==> flow/design.v <==
`timescale 1ns / 1ps
module mul_ctrl
#(  parameter 					r = 10163,
	parameter					G_DAT_DEP = 159,
	parameter                   G_ADDR_W = 8,
    parameter                   G_DAT_W = 64,
    parameter                   H_ADDR_W = 7,
    parameter                   H_DAT_W = 14,
    parameter					H_DAT_DEP = 71)
(
	input						clk,
	input 						rst_b,
	input 						start,
	output reg 					done,
	output reg [G_ADDR_W-1:0]	g_addra,
	output reg 					g_wea,
	output reg [G_DAT_W-1:0]	g_douta,
	input      [G_DAT_W-1:0]	g_dina, 
	output reg [G_ADDR_W-1:0]	g_addrb,
	output reg 					g_web,
	output reg [G_DAT_W-1:0]	g_doutb,
	input      [G_DAT_W-1:0]	g_dinb,
	output reg [H_ADDR_W-1:0]	h_addra,
	output reg 					h_wea,
	output reg [H_DAT_W-1:0]	h_douta,
	input      [H_DAT_W-1:0]	h_dina, 
	output reg [G_ADDR_W-1:0]	f_addra,
	output reg 					f_wea,
	output reg [G_DAT_W-1:0]	f_douta,
	input      [G_DAT_W-1:0]	f_dina
    );
wire [H_DAT_W-1:0] h_dina_inv;
wire [5:0] offset, offset2;
wire [G_DAT_W-7:0] base;
reg [3:0] cnt;
reg h_flag;
reg [5:0] offset_reg,offset_reg2;
reg [2*G_DAT_W-1:0] rotate;
reg g_rd_done;
reg ld_done;
reg rot_done;
reg [1:0] f_wr_done;
parameter 		INIT = 3'd0,  
				READ_H = 3'd1,  
				READ_G = 3'd2,  
				LOAD = 3'd3,  
				ROTATE = 3'd4,
				ADD = 3'd5,
				WRITE_F = 3'd6;
reg    [2:0]   state, next_state;
always @ (posedge clk)
	  if (!rst_b)            
			state <= INIT;        
	  else                  
			state <= next_state; 
always @(*) begin
    case (state)
        INIT: 
            if (start)
                next_state = READ_H;
            else
                next_state = INIT;  
        READ_H:
        	if (cnt == 2)
                next_state = READ_G;  
            else 
            	next_state = READ_H;          
        READ_G:
        	if (g_rd_done)
        		next_state = LOAD;
        	else 
        		next_state = READ_G;	
        LOAD:	
        	if (ld_done)
        		next_state = ROTATE;
        	else 
        		next_state = LOAD;
        ROTATE:
        	if (rot_done)
        		next_state = ADD;
        	else 
        		next_state = ROTATE;
        ADD:
        	next_state = WRITE_F;
        WRITE_F:
        	if (done)
        		next_state = INIT;
        	else if (h_flag)
        		next_state = READ_H;	
        	else 
        		next_state = ROTATE;
        default:
            next_state = INIT;        
    endcase
end
always @(posedge clk) begin
	case (state)
		INIT: begin
			done <= 0;
			g_rd_done <= 0;
			ld_done <= 0;
			rot_done <= 0;
			f_wr_done <= 0;
			h_flag <= 0;
			cnt <= 0;
			offset_reg <= 0;
			offset_reg2 <= 0;
			rotate <= {2*G_DAT_W{1'b0}};
			g_addra <= 0;
			g_wea <= 0;
			g_douta <= {G_DAT_W{1'b0}};
			g_addrb <= 0;
			g_web <= 0;
			g_doutb <= {G_DAT_W{1'b0}};	
			h_addra <= 0;
			h_wea <= 0;
			h_douta <= {H_DAT_W{1'b0}};
			f_addra <= 0;
			f_wea <= 0;
			f_douta <= {G_DAT_W{1'b0}};
		end
		READ_H: begin
			done <= 0;
			g_rd_done <= 0;
			ld_done <= 0;
			rot_done <= 0;
			f_wr_done <= 0;
			h_flag <= 0;
			if (cnt != 2)
				cnt <= cnt + 1;
			else 
				cnt <= 0;	
			offset_reg <= offset_reg;
			offset_reg2 <= offset_reg2;
			rotate <= {2*G_DAT_W{1'b0}};
			g_addra <= 0;
			g_wea <= 0;
			g_douta <= {G_DAT_W{1'b0}};
			g_addrb <= 0;
			g_web <= 0;
			g_doutb <= {G_DAT_W{1'b0}};	
			h_addra <= h_addra;
			h_wea <= 0;
			h_douta <= {H_DAT_W{1'b0}};
			f_addra <= 0;
			f_wea <= 0;
			f_douta <= {G_DAT_W{1'b0}};			
		end
		READ_G: begin
			done <= 0;
			rot_done <= 0;
			f_wr_done <= 0;
			h_flag <= 0;
			if (!g_rd_done)
				cnt <= cnt + 1'd1;
			else 
				cnt <= 0;	
			offset_reg <= offset;
			offset_reg2 <= offset;
			rotate <= {2*G_DAT_W{1'b0}};
			if (base == G_DAT_DEP - 2 && cnt == 0 && offset_reg > 50) begin  
				g_addra <= base;
				g_addrb <= base + 1'd1;
				g_rd_done <= 0;
				ld_done <= 0;
			end
			else if (base == G_DAT_DEP - 2 && cnt == 1 && offset_reg > 50) begin  
				g_addra <= base + 1'd1;
				g_addrb <= 0;
				g_rd_done <= 1;
				ld_done <= 0;
			end
			else  if (cnt == 0) begin
				g_addra <= base;
				g_addrb <= base == G_DAT_DEP - 1 ? 0 : base + 1'd1;
				g_rd_done <= 0;
				ld_done <= 0;
			end
			else begin
				g_addra <= base;
				g_addrb <= base == G_DAT_DEP - 1 ? 0 : base + 1'd1;
				g_rd_done <= 1;
				ld_done <= 0;
			end
			g_wea <= 0;
			g_douta <= {G_DAT_W{1'b0}};
			g_web <= 0;
			g_doutb <= {G_DAT_W{1'b0}};	
			h_addra <= h_addra;
			h_wea <= 0;
			h_douta <= {H_DAT_W{1'b0}};
			f_addra <= 0;
			f_wea <= 0;
			f_douta <= {G_DAT_W{1'b0}};			
		end
		LOAD: begin
			done <= 0;
			g_rd_done <= 0;
			rot_done <= 0;
			f_wr_done <= 0;
			h_flag <= 0;
			if (ld_done)
				offset_reg <= g_addra == 0 ? offset2 : offset;
			else 
				offset_reg <= offset_reg;	
			offset_reg2 <= offset_reg2;
			if (ld_done)
				cnt <= 0;
			else 
				cnt <= cnt + 1'b1;	
			if (base == G_DAT_DEP - 2 && cnt == 0 && offset_reg > 50) begin
				rotate <= {g_dina,g_dinb[G_DAT_W-1:G_DAT_W-51],13'd0};
				ld_done <= 1;
			end
			else if (base == G_DAT_DEP - 2 && cnt == 1 && offset_reg > 50) begin
				rotate <= {rotate[2*G_DAT_W-1:2*G_DAT_W-115],g_dinb[G_DAT_W-1:G_DAT_W-13]};
				ld_done <= 0;	
			end	
			else if (base == G_DAT_DEP - 1) begin
				rotate <= {g_dina[G_DAT_W-1:G_DAT_W-51],g_dinb,13'b0};
				ld_done <= 1;
			end
			else begin
				rotate <= {g_dina,g_dinb};
				ld_done <= 1;
			end
			if (cnt == 0) begin
				h_addra <= h_addra;	
				g_addra <= g_addra != G_DAT_DEP - 1 ? g_addra + 1'd1 : 0;
				g_addrb <= g_addrb != G_DAT_DEP - 1 ? g_addrb + 1'd1 : 0;
			end
			else begin
				h_addra <= h_addra;
				g_addra <= g_addra;
				g_addrb <= g_addrb;
			end
			g_wea <= 0;
			g_douta <= {G_DAT_W{1'b0}};
			g_web <= 0;
			g_doutb <= {G_DAT_W{1'b0}};	
			h_wea <= 0;
			h_douta <= {H_DAT_W{1'b0}};
			f_addra <= 0;
			f_wea <= 0;
			f_douta <= {G_DAT_W{1'b0}};
		end
		ROTATE: begin
			done <= 0;
			g_rd_done <= 0;
			ld_done <= 0;
			f_wr_done <= 0;
			h_flag <= h_flag;
			if (cnt == 5)
				cnt <= 0;
			else	
				cnt <= cnt + 1;
			if (cnt == 4)
				rot_done <= 1;
			else 
				rot_done <= 0;	
			if (cnt == 0 && offset_reg2[0])
				rotate <= {rotate[2*G_DAT_W-2:0],1'b0};
			else if (cnt == 1 && offset_reg2[1])
				rotate <= {rotate[2*G_DAT_W-3:0],2'b0};
			else if (cnt == 2 && offset_reg2[2])
				rotate <= {rotate[2*G_DAT_W-5:0],4'b0};
			else if (cnt == 3 && offset_reg2[3])
				rotate <= {rotate[2*G_DAT_W-9:0],8'b0};
			else if (cnt == 4 && offset_reg2[4])
				rotate <= {rotate[2*G_DAT_W-17:0],16'b0};
			else if (cnt == 5 && offset_reg2[5])
				rotate <= {rotate[2*G_DAT_W-33:0],32'b0};
			else 
				rotate <= rotate;	
			g_wea <= 0;
			g_douta <= {G_DAT_W{1'b0}};			
			g_web <= 0;
			g_doutb <= {G_DAT_W{1'b0}};	
			if (cnt == 2 && h_flag) begin  
				h_addra <= h_addra;
				g_addra <= base;
				g_addrb <= base + 1'd1 == G_DAT_DEP ? 0 : base + 1'd1;
				offset_reg <= offset; 
				offset_reg2 <= offset_reg2;
			end
			else if (cnt == 3 && base == G_DAT_DEP - 2 && offset_reg > 50 && h_flag) begin  
				h_addra <= h_addra;
				g_addra <= base + 1'b1;
				g_addrb <= 0;
				offset_reg <= offset_reg;
				offset_reg2 <= offset_reg2;
			end
			else if (cnt == 3 && g_addra == G_DAT_DEP - 2 && offset_reg > 50) begin  
				h_addra <= h_addra;
				g_addra <= G_DAT_DEP - 1;
				g_addrb <= 0;
				offset_reg <= offset_reg;
				offset_reg2 <= offset_reg2;
			end
			else begin
				h_addra <= h_addra;
				g_addra <= g_addra;
				g_addrb <= g_addrb;
				offset_reg <= offset_reg;
				offset_reg2 <= offset_reg2;
			end
			h_wea <= 0;
			h_douta <= {H_DAT_W{1'b0}};
			f_addra <= f_addra;
			f_wea <= 0;
			f_douta <= {G_DAT_W{1'b0}};	
		end
		ADD: begin
			if (h_addra == H_DAT_DEP-1'b1 && f_addra == G_DAT_DEP-1'b1) 
				done <= 1;
			else
				done <= 0;	
			g_rd_done <= 0;
			ld_done <= 0;
			rot_done <= 0;
			f_wr_done <= 0;	
			offset_reg <= offset_reg;
			offset_reg2 <= offset_reg2;
			cnt <= 0;
			if (g_addra == G_DAT_DEP-1 && offset_reg > 50)  
				rotate <= {g_dina,g_dinb[G_DAT_W-1:G_DAT_W-51],13'd0};
			else if (g_addra == G_DAT_DEP-1 && (offset_reg < 50 || offset_reg == 50))
				rotate <= {g_dina[G_DAT_W-1:G_DAT_W-51],g_dinb,13'd0};
			else 	
				rotate <= {g_dina,g_dinb};	
			g_addra <= g_addra;
			g_wea <= 0;
			g_douta <= {G_DAT_W{1'b0}};
			g_addrb <= g_addrb;
			g_web <= 0;
			g_doutb <= {G_DAT_W{1'b0}};	
			h_wea <= 0;
			h_douta <= {H_DAT_W{1'b0}};
			if (f_addra == G_DAT_DEP-1) begin
				h_addra <= h_addra + 1;
				h_flag <= 1;  
			end				
			else begin
				h_addra <= h_addra;	
				h_flag <= 0;
			end
			f_addra <= f_addra;
			f_wea <= 1;
			f_douta <= f_addra != G_DAT_DEP-1 ? f_dina ^ rotate[2*G_DAT_W-1:2*G_DAT_W-G_DAT_W] : {f_dina[G_DAT_W-1:G_DAT_W-51] ^ rotate[2*G_DAT_W-1:2*G_DAT_W-51],13'b0};
		end
		WRITE_F: begin	
			done <= 0;	
			g_rd_done <= 0;
			ld_done <= 0;
			rot_done <= 0;
			f_wr_done <= 0;
			if (g_addra == G_DAT_DEP-1) begin
				offset_reg <= offset2;	
				offset_reg2 <= offset_reg;			
			end
			else begin
				offset_reg <= offset_reg;
				offset_reg2 <= offset_reg;
			end	
			cnt <= 0;			
			if (g_addra == G_DAT_DEP-1 && offset_reg > 50) 
				rotate <= {rotate[2*G_DAT_W-1:2*G_DAT_W-115],g_dinb[G_DAT_W-1:G_DAT_W-13]};
			else 
				rotate <= rotate;	
			g_addra <= g_addra != G_DAT_DEP - 1 ? g_addra + 1'd1 : 0;
			g_wea <= 0;
			g_douta <= {G_DAT_W{1'b0}};
			g_addrb <= g_addrb != G_DAT_DEP - 1 ? g_addrb + 1'd1 : 0;
			g_web <= 0;
			g_doutb <= {G_DAT_W{1'b0}};	
			h_wea <= 0;
			h_addra <= h_addra;	
			h_douta <= {H_DAT_W{1'b0}};
			h_flag <= h_flag;
			if (f_addra != G_DAT_DEP-1)
				f_addra <= f_addra + 1'b1;
			else 
				f_addra <= 0;	
			f_wea <= 0;
			f_douta <= {G_DAT_W{1'b0}};	
		end
	endcase
end
assign h_dina_inv = h_dina == 0 ? 0 : r - h_dina;
assign base = h_dina_inv[H_DAT_W-1:6];
assign offset = h_dina_inv[5:0];
assign offset2 = offset > 50 ? offset-51 : offset+13; 
endmodule
`timescale 1ns / 1ps
module bike_mul
#(  parameter               G_ADDR_W = 8,
    parameter               G_DAT_W = 64,
    parameter               H_ADDR_W = 7,
    parameter               H_DAT_W = 14
    )
(
    input                   clk,
    input                   rst_b,
    input                   start,
    output reg              done,
    output reg [G_ADDR_W-1:0] g_addra,
    input      [G_DAT_W-1:0]  g_douta,
    output reg [G_ADDR_W-1:0] g_addrb,
    input      [G_DAT_W-1:0]  g_doutb,
    output reg [H_ADDR_W-1:0] h_addra,
    input      [H_DAT_W-1:0]  h_douta,
    output reg                f_wea,
    output reg [G_ADDR_W-1:0] f_addra,
    output reg [G_DAT_W-1:0]  f_dina,
    input      [G_DAT_W-1:0]  f_douta
    );
wire                    mul_done;
wire                    mul_g_wea, mul_g_web;
wire [G_ADDR_W-1:0]     mul_g_addra, mul_g_addrb;
wire [G_DAT_W-1:0]      mul_g_douta, mul_g_doutb;
wire                    mul_h_wea;
wire [H_ADDR_W-1:0]     mul_h_addra;
wire [H_DAT_W-1:0]      mul_h_douta;
wire                    mul_f_wea;
wire [G_ADDR_W-1:0]     mul_f_addra;
wire [G_DAT_W-1:0]      mul_f_douta;
mul_ctrl mul0_ctrl (
    .clk                    (clk),
    .rst_b                  (rst_b),
    .start                  (start),
    .done                   (mul_done),
    .g_addra                (mul_g_addra),
    .g_wea                  (mul_g_wea),
    .g_douta                (mul_g_douta),
    .g_dina                 (g_douta),
    .g_addrb                (mul_g_addrb),
    .g_web                  (mul_g_web),
    .g_doutb                (mul_g_doutb),
    .g_dinb                 (g_doutb),
    .h_addra                (mul_h_addra),
    .h_wea                  (mul_h_wea),
    .h_douta                (mul_h_douta),
    .h_dina                 (h_douta),
    .f_addra                (mul_f_addra),
    .f_wea                  (mul_f_wea),
    .f_douta                (mul_f_douta),
    .f_dina                 (f_douta)
    );
always @(posedge clk) begin
    if (!rst_b) begin
        done    <= 1'b0;
        g_addra <= 0;
        g_addrb <= 0;
        h_addra <= 0;
        f_wea   <= 1'b0;
        f_addra <= 0;
        f_dina  <= 0;
    end
    else begin
        done    <= mul_done;
        g_addra <= mul_g_addra;
        g_addrb <= mul_g_addrb;
        h_addra <= mul_h_addra;
        f_wea   <= mul_f_wea;
        f_addra <= mul_f_addra;
        f_dina  <= mul_f_douta;
    end
end
endmodule
; ---- Tool chain data of bike_mul
; Module bike_mul before and after one edit of its RTL, step after step.
; "orig" refers to lines of the RTL above, "edited" to lines of the edited file.
; "change" is "edited" less "orig", of the values as shown; "rel_change_pct" is that difference over "orig", in percent.
; Cell names lack the library's common part.
; The mark - stands for no value.
[setup]
top_module = bike_mul
clock_port = clk
lib = sky130hd
lib_corner = tt_025C_1v80

; ---- The edit
; The edit as a unified diff against the file above.
; The edit is scripted: it alters the design's behaviour and was not made to optimise anything.
; begin of diff
@@ -404,5 +404,5 @@
     input                   start,
     output reg              done,
-    output reg [G_ADDR_W-1:0] g_addra,
+    output reg [G_ADDR_W-1:0] g_addra_out,
     input      [G_DAT_W-1:0]  g_douta,
     output reg [G_ADDR_W-1:0] g_addrb,
@@ -415,4 +415,6 @@
     input      [G_DAT_W-1:0]  f_douta
     );
+reg [G_ADDR_W-1:0] g_addra;
+always @(posedge clk) g_addra_out <= g_addra;
 wire                    mul_done;
 wire                    mul_g_wea, mul_g_web;
; end of diff

; ---- After elaboration
; Counts by Yosys on the flattened word-level netlist (proc, flatten, opt, wreduce; memories kept). Register bits leave out memories and registers merged into their read ports (data or address). Print and check cells are left out.
[word_totals]
columns = element, orig, edited, change, rel_change_pct
row1 = register_bits, 345, 353, 8, 2.32
row2 = input_bits, 209, 209, 0, 0.00
row3 = output_inout_bits, 97, 97, 0, 0.00
[op_classes]
columns = element, orig, edited, change, rel_change_pct
row1 = n_addsub, 10, 10, 0, 0.00
row2 = cmp, 3, 3, 0, 0.00
row3 = n_eq, 32, 32, 0, 0.00
row4 = muxes, 72, 72, 0, 0.00
row5 = logic, 3, 3, 0, 0.00
row6 = n_reduce_logical, 50, 50, 0, 0.00
[op_table]
columns = op, orig, edited, change, rel_change_pct
row1 = 1-bit logical AND, 19, 19, 0, 0.00
row2 = 8-bit 2-to-1 mux, 17, 17, 0, 0.00
row3 = 1-bit 2-to-1 mux, 11, 11, 0, 0.00
row4 = 128-bit 2-to-1 mux, 8, 8, 0, 0.00
row5 = 2-bit nonzero test, 7, 7, 0, 0.00
row6 = 2-bit by 1-bit inequality test with 1-bit output with constant B, 6, 6, 0, 0.00
row7 = 1-bit case mux with 2-bit select, 6, 6, 0, 0.00
row8 = 8-bit equality test with constant B, 5, 5, 0, 0.00
row9 = 6-bit 2-to-1 mux, 5, 5, 0, 0.00
row10 = 4-bit 2-to-1 mux, 4, 4, 0, 0.00
row11 = 5-bit nonzero test, 4, 4, 0, 0.00
row12 = 6-bit OR reduction, 4, 4, 0, 0.00
row13 = 8-bit by 1-bit adder with 8-bit output with constant B, 3, 3, 0, 0.00
row14 = 3-bit equality test with constant B, 3, 3, 0, 0.00
row15 = 3-bit 2-to-1 mux, 3, 3, 0, 0.00
row16 = 77-bit 2-to-1 mux, 3, 3, 0, 0.00
row17 = 8-bit inequality test with constant B, 3, 3, 0, 0.00
row18 = 4-bit by 1-bit adder with 4-bit output with constant B, 2, 2, 0, 0.00
row19 = 3-bit by 2-bit equality test with 1-bit output with constant B, 2, 2, 0, 0.00
row20 = 4-bit by 2-bit equality test with 1-bit output with constant B, 2, 2, 0, 0.00
row21 = 4-bit by 3-bit equality test with 1-bit output with constant B, 2, 2, 0, 0.00
row22 = 6-bit > comparator with constant B, 2, 2, 0, 0.00
row23 = 8-bit case mux with 5-bit select, 2, 2, 0, 0.00
row24 = 3-bit AND reduction, 2, 2, 0, 0.00
row25 = 4-bit AND reduction, 2, 2, 0, 0.00
row26 = 3-bit OR reduction, 2, 2, 0, 0.00
row27 = 6-bit by 4-bit adder with 6-bit output with constant B, 1, 1, 0, 0.00
row28 = 7-bit by 1-bit adder with 7-bit output with constant B, 1, 1, 0, 0.00
; The list need not be complete.

; ---- Logic depth
; Yosys ltp: most cells in a row. Word level: on the elaborated netlist, between registers, memories and ports. Mapped: between sequential cells and ports; inverters and the memories' decode and read muxes count.
[logic_depth]
columns = element, orig, edited, change, rel_change_pct
row1 = ltp_word, 9, 9, 0, 0.00
row2 = abc_area, 0, 0, -, -
row3 = mapped_depth, 16, 17, 1, 6.25
row4 = ltp_nobuf, 12, 14, 2, 16.67

; ---- After synthesis
; The flow's flattened synthesis, as Yosys stat reports it; memories are mapped. The netlist is that of the ABC_AREA named above (0 if unset); the other value can give another one.
[by_type]
columns = cell_type, orig, edited, change, rel_change_pct
row1 = nand2_1, 402, 87, -315, -78.36
row2 = a21oi_1, 184, 415, 231, 125.54
row3 = nand3_1, 204, 25, -179, -87.75
row4 = mux2i_1, 28, 146, 118, 421.43
row5 = o211ai_1, 99, 4, -95, -95.96
row6 = clkbuf_1, 209, 145, -64, -30.62
row7 = nor2_1, 141, 196, 55, 39.01
row8 = o2111ai_1, 52, 0, -52, -100.00
row9 = a221oi_2, 0, 51, 51, -
row10 = o2bb2ai_1, 0, 51, 51, -
row11 = o21ai_0, 163, 213, 50, 30.67
row12 = a222oi_1, 61, 11, -50, -81.97
row13 = o21ai_1, 2, 50, 48, 2400.00
row14 = mux2_2, 49, 17, -32, -65.31
row15 = buf_2, 13, 27, 14, 107.69
row16 = a31oi_1, 3, 15, 12, 400.00
row17 = buf_1, 19, 10, -9, -47.37
row18 = dfxtp_1, 104, 112, 8, 7.69
; The list need not be complete.
[mapped]
columns = element, orig, edited, change, rel_change_pct
row1 = stdcells, 2468, 2294, -174, -7.05
row2 = area_um2, 21608.2, 21777.1, 168.9, 0.78
row3 = seqArea_um2, 9439.1, 9599.2, 160.1, 1.70
row4 = ffs, 349, 357, 8, 2.29
; The figures by module come from a second, unflattened synthesis with its own total; it is not the netlist above.
[unflattened]
columns = element, orig, edited, change, rel_change_pct
row1 = cells_unflattened, 2386, 2529, 143, 5.99
row2 = hier_area_um2, 22650.5, 22783.1, 132.6, 0.59
; Each row is one instance without its submodules.
[modules_orig]
columns = module, instances, cells, area_um2, mod_seq_area_um2
row1 = mul_ctrl, 1, 2182, 20026.7, 7497.2
row2 = bike_mul, 1, 204, 2623.8, 1941.9
[modules_edited]
columns = module, instances, cells, area_um2, mod_seq_area_um2
row1 = mul_ctrl, 1, 2317, 19999.2, 7497.2
row2 = bike_mul, 1, 212, 2783.9, 2102.0

; ---- Timing after synthesis
; OpenSTA on the mapped netlist: ideal clock, no wires. The path of least setup slack (recovery checks aside). Input and output delay are each 20% of the period. Register names are those of the netlist, which keeps one name where synthesis merged equal registers.
[synth_path]
columns = element, orig, edited, change, rel_change_pct
row1 = kind, in2reg, in2reg, -, -
row2 = startpoint, input h_douta[2], input h_douta[2], -, -
row3 = endpoint, register mul0_ctrl.rotate[100], register mul0_ctrl.rotate[100], -, -
row4 = clock_period_ps, 8000, 8000, 0, 0.00
row5 = input_delay_ps, 1600, 1600, 0, 0.00
row6 = t_arrival_ps, 9655, 11361, 1706, 17.67
row7 = required_ps, 7342, 7270, -72, -0.98
row8 = setup_slack_ps, -2313, -4091, -1778, -
row9 = path_delay_ps, 8713, 10491, 1778, 20.41
row10 = path_stages, 11, 12, 1, 9.09
row11 = path_buffers, 3, 2, -1, -33.33
row12 = synth_period_reached_ps, 10313, 12091, 1778, 17.24
; "path_delay_ps" = arrival - input delay + setup time.
; "path_stages" counts driving pins, that of a launching flip-flop among them; a cell with two outputs on the path counts twice.
; "synth_period_reached_ps" = period - worst setup slack (recovery checks aside). The figure is calculated, with input and output delays left at 20% of the set period.
; The rows between start and end are the longest chain of elaborated cells between them; the timing report does not say that the signal goes this way. Where chains are equally long, one stands for them.
; Each line given opens the expression or statement behind the cell; cells for indexed reads and writes are added by Yosys, which also makes memories of some case tables.
; At most two assigning lines are given for a register; there are more.
; orig: The path ends at the enable pin of a flip-flop; only ways to that pin are counted.
[synth_via_orig]
path_cell_list = buf_6 > inv_1 > ha_1 > buf_2 > nor4b_1 > nand4_1 > nand3_1 > a21o_2 > nor3_1 > buf_2 > a31oi_1
elab_chain_len = 7
cells_between = 10
[synth_lines_orig]
columns = element, line
row1 = from (decl), 411  ; input      [H_DAT_W-1:0]  h_douta,
row2 = 14-bit subtractor, 389  ; assign h_dina_inv = h_dina == 0 ? 0 : r - h_dina;
row3 = 14-bit 2-to-1 mux, 389
row4 = 8-bit equality test, 215  ; else if (base == G_DAT_DEP - 2 && cnt == 1 && offset_reg > 50) begin
row5 = 1-bit logical AND x2, 215
row6 = 3-bit by 2-bit inequality test with 1-bit output, -
row7 = 4-bit AND reduction, -
row8 = to (assign), 212  ; rotate <= {g_dina,g_dinb[G_DAT_W-1:G_DAT_W-51],13'd0};
row9 = to (assign), 216  ; rotate <= {rotate[2*G_DAT_W-1:2*G_DAT_W-115],g_dinb[G_DAT_W-1:G_DAT_W-13]};
row10 = to (decl), 38  ; reg [2*G_DAT_W-1:0] rotate;
; edited: The path ends at the enable pin of a flip-flop; only ways to that pin are counted.
[synth_via_edited]
path_cell_list = inv_1 > ha_1 > nor3b_2 > and4_1 > buf_1 > nor2_1 > inv_1 > ha_1 > and3_1 > a41o_4 > buf_6 > nor3_1
elab_chain_len = 7
cells_between = 10
[synth_lines_edited]
columns = element, line
row1 = from (decl), 411  ; input      [H_DAT_W-1:0]  h_douta,
row2 = 14-bit subtractor, 389  ; assign h_dina_inv = h_dina == 0 ? 0 : r - h_dina;
row3 = 14-bit 2-to-1 mux, 389
row4 = 8-bit equality test, 215  ; else if (base == G_DAT_DEP - 2 && cnt == 1 && offset_reg > 50) begin
row5 = 1-bit logical AND x2, 215
row6 = 3-bit by 2-bit inequality test with 1-bit output, -
row7 = 4-bit AND reduction, -
row8 = to (assign), 212  ; rotate <= {g_dina,g_dinb[G_DAT_W-1:G_DAT_W-51],13'd0};
row9 = to (assign), 216  ; rotate <= {rotate[2*G_DAT_W-1:2*G_DAT_W-115],g_dinb[G_DAT_W-1:G_DAT_W-13]};
row10 = to (decl), 38  ; reg [2*G_DAT_W-1:0] rotate;

; ---- Path in the finished layout
; From the final timing report of each run of pair 1: the path of least setup slack in the routed layout; clock arrival at registers is part of the times.
; The report prints the path's times to 10 ps; the period is as set.
[layout_path]
columns = element, orig, edited, change, rel_change_pct
row1 = kind, in2reg, in2reg, -, -
row2 = startpoint, input h_douta[2], input h_douta[2], -, -
row3 = endpoint, register mul0_ctrl.rotate[124], register mul0_ctrl.rotate[70], -, -
row4 = clock_period_ps, 8000, 8000, 0, 0.00
row5 = input_delay_ps, 1600, 1600, 0, 0.00
row6 = t_arrival_ps, 6360, 6200, -160, -2.52
row7 = required_ps, 8160, 8290, 130, 1.59
row8 = setup_slack_ps, 1790, 2090, 300, -
row9 = path_stages, 13, 16, 3, 23.08
row10 = path_buffers, 3, 2, -1, -33.33
; The rows between start and end are the longest chain of elaborated cells between them; the timing report does not say that the signal goes this way. Where chains are equally long, one stands for them.
; At most two assigning lines are given for a register; there are more.
; orig: The path ends at the enable pin of a flip-flop; only ways to that pin are counted.
[layout_via_orig]
path_cell_list = clkdlybuf4s50_1 > inv_1 > ha_1 > nor4b_1 > nand4_1 > o21a_1 > inv_1 > ha_1 > nand4_1 > nor3_2 > a31oi_4 > buf_4 > buf_4
elab_chain_len = 7
cells_between = 10
[layout_lines_orig]
columns = element, line
row1 = from (decl), 411  ; input      [H_DAT_W-1:0]  h_douta,
row2 = 14-bit subtractor, 389  ; assign h_dina_inv = h_dina == 0 ? 0 : r - h_dina;
row3 = 14-bit 2-to-1 mux, 389
row4 = 8-bit equality test, 215  ; else if (base == G_DAT_DEP - 2 && cnt == 1 && offset_reg > 50) begin
row5 = 1-bit logical AND x2, 215
row6 = 3-bit by 2-bit inequality test with 1-bit output, -
row7 = 4-bit AND reduction, -
row8 = to (assign), 212  ; rotate <= {g_dina,g_dinb[G_DAT_W-1:G_DAT_W-51],13'd0};
row9 = to (assign), 216  ; rotate <= {rotate[2*G_DAT_W-1:2*G_DAT_W-115],g_dinb[G_DAT_W-1:G_DAT_W-13]};
row10 = to (decl), 38  ; reg [2*G_DAT_W-1:0] rotate;
; edited: The path ends at the data pin of a flip-flop with enable; ways to the enable are not counted.
[layout_via_edited]
path_cell_list = clkdlybuf4s50_1 > inv_1 > ha_1 > nor3b_2 > and4_1 > nor2_1 > inv_1 > ha_1 > inv_1 > or3_1 > or3b_2 > nand2_1 > a31oi_4 > buf_4 > a221oi_2 > o21ai_1
elab_chain_len = 8
cells_between = 13
[layout_lines_edited]
columns = element, line
row1 = from (decl), 411  ; input      [H_DAT_W-1:0]  h_douta,
row2 = 14-bit subtractor, 389  ; assign h_dina_inv = h_dina == 0 ? 0 : r - h_dina;
row3 = 14-bit 2-to-1 mux, 389
row4 = 8-bit equality test, 215  ; else if (base == G_DAT_DEP - 2 && cnt == 1 && offset_reg > 50) begin
row5 = 1-bit logical AND x2, 215
row6 = 128-bit 2-to-1 mux, 215
row7 = 128-bit 2-to-1 mux, 211  ; if (base == G_DAT_DEP - 2 && cnt == 0 && offset_reg > 50) begin
row8 = 128-bit case mux with 5-bit select, 97  ; case (state)
row9 = to (assign), 212  ; rotate <= {g_dina,g_dinb[G_DAT_W-1:G_DAT_W-51],13'd0};
row10 = to (assign), 216  ; rotate <= {rotate[2*G_DAT_W-1:2*G_DAT_W-115],g_dinb[G_DAT_W-1:G_DAT_W-13]};
row11 = to (decl), 38  ; reg [2*G_DAT_W-1:0] rotate;

; ---- Measured runs
; Both versions went through the flow (Yosys, OpenROAD) with the same settings in each pair. Constraints: input delay and output delay 20% of the set period each, output load 0.01 pF.
[settings_pair_1]
CORE_UTILIZATION = 40
PLACE_DENSITY = 0.6
period_ns = 8.0
CAP_MARGIN = 20
CORE_MARGIN = 2
SLEW_MARGIN = 20
[results_pair_1]
columns = element, orig, edited, change, rel_change_pct
row1 = synthArea_um2, 21608.2, 21777.1, 168.9, 0.78
row2 = final_die_area_um2, 55896.8, 56325.5, 428.7, 0.77
row3 = final_cell_area_um2, 26130.1, 26561.7, 431.6, 1.65
row4 = post_route_util_pct, 48.7, 49.4, 0.7, -
row5 = fin_ws_ps, 1792, 2086, 294, -
row6 = fin_tns_ps, 0, 0, 0, -
row7 = ws_hold_ps, 444, 324, -120, -
row8 = fin_power_mw, 5.079, 5.400, 0.321, 6.32
row9 = period_less_ws_ps, 6208, 5914, -294, -4.74
[settings_pair_2]
ABC_AREA = 0
CAP_MARGIN = 10
CELL_PAD_IN_SITES_GLOBAL_PLACEMENT = 0
CORE_ASPECT_RATIO = 0.67
CORE_MARGIN = 8
CORE_UTILIZATION = 25
GPL_ROUTABILITY_DRIVEN = 1
MAX_ROUTING_LAYER = met5
MIN_ROUTING_LAYER = met1
PLACE_DENSITY_LB_ADDON = 0.22
SLEW_MARGIN = 25
TNS_END_PERCENT = 20
period_ns = 4.75
[results_pair_2]
columns = element, orig, edited, change, rel_change_pct
row1 = synthArea_um2, 21608.2, 21777.1, 168.9, 0.78
row2 = final_die_area_um2, 96285.5, 96998.8, 713.3, 0.74
row3 = final_cell_area_um2, 27078.5, 27537.7, 459.2, 1.70
row4 = post_route_util_pct, 31.5, 31.9, 0.4, -
row5 = fin_ws_ps, 731, 508, -223, -
row6 = fin_tns_ps, 0, 0, 0, -
row7 = ws_hold_ps, 449, 326, -123, -
row8 = fin_power_mw, 9.015, 9.096, 0.081, 0.90
row9 = period_less_ws_ps, 4019, 4242, 223, 5.55
; "period_less_ws_ps" is the run's clock period less its worst setup slack. It is reckoned from that one timing run; input and output delays stay at 20% of the period that was set.
; "fin_power_mw": no workload was simulated; the value follows from the tool's default switching activity.
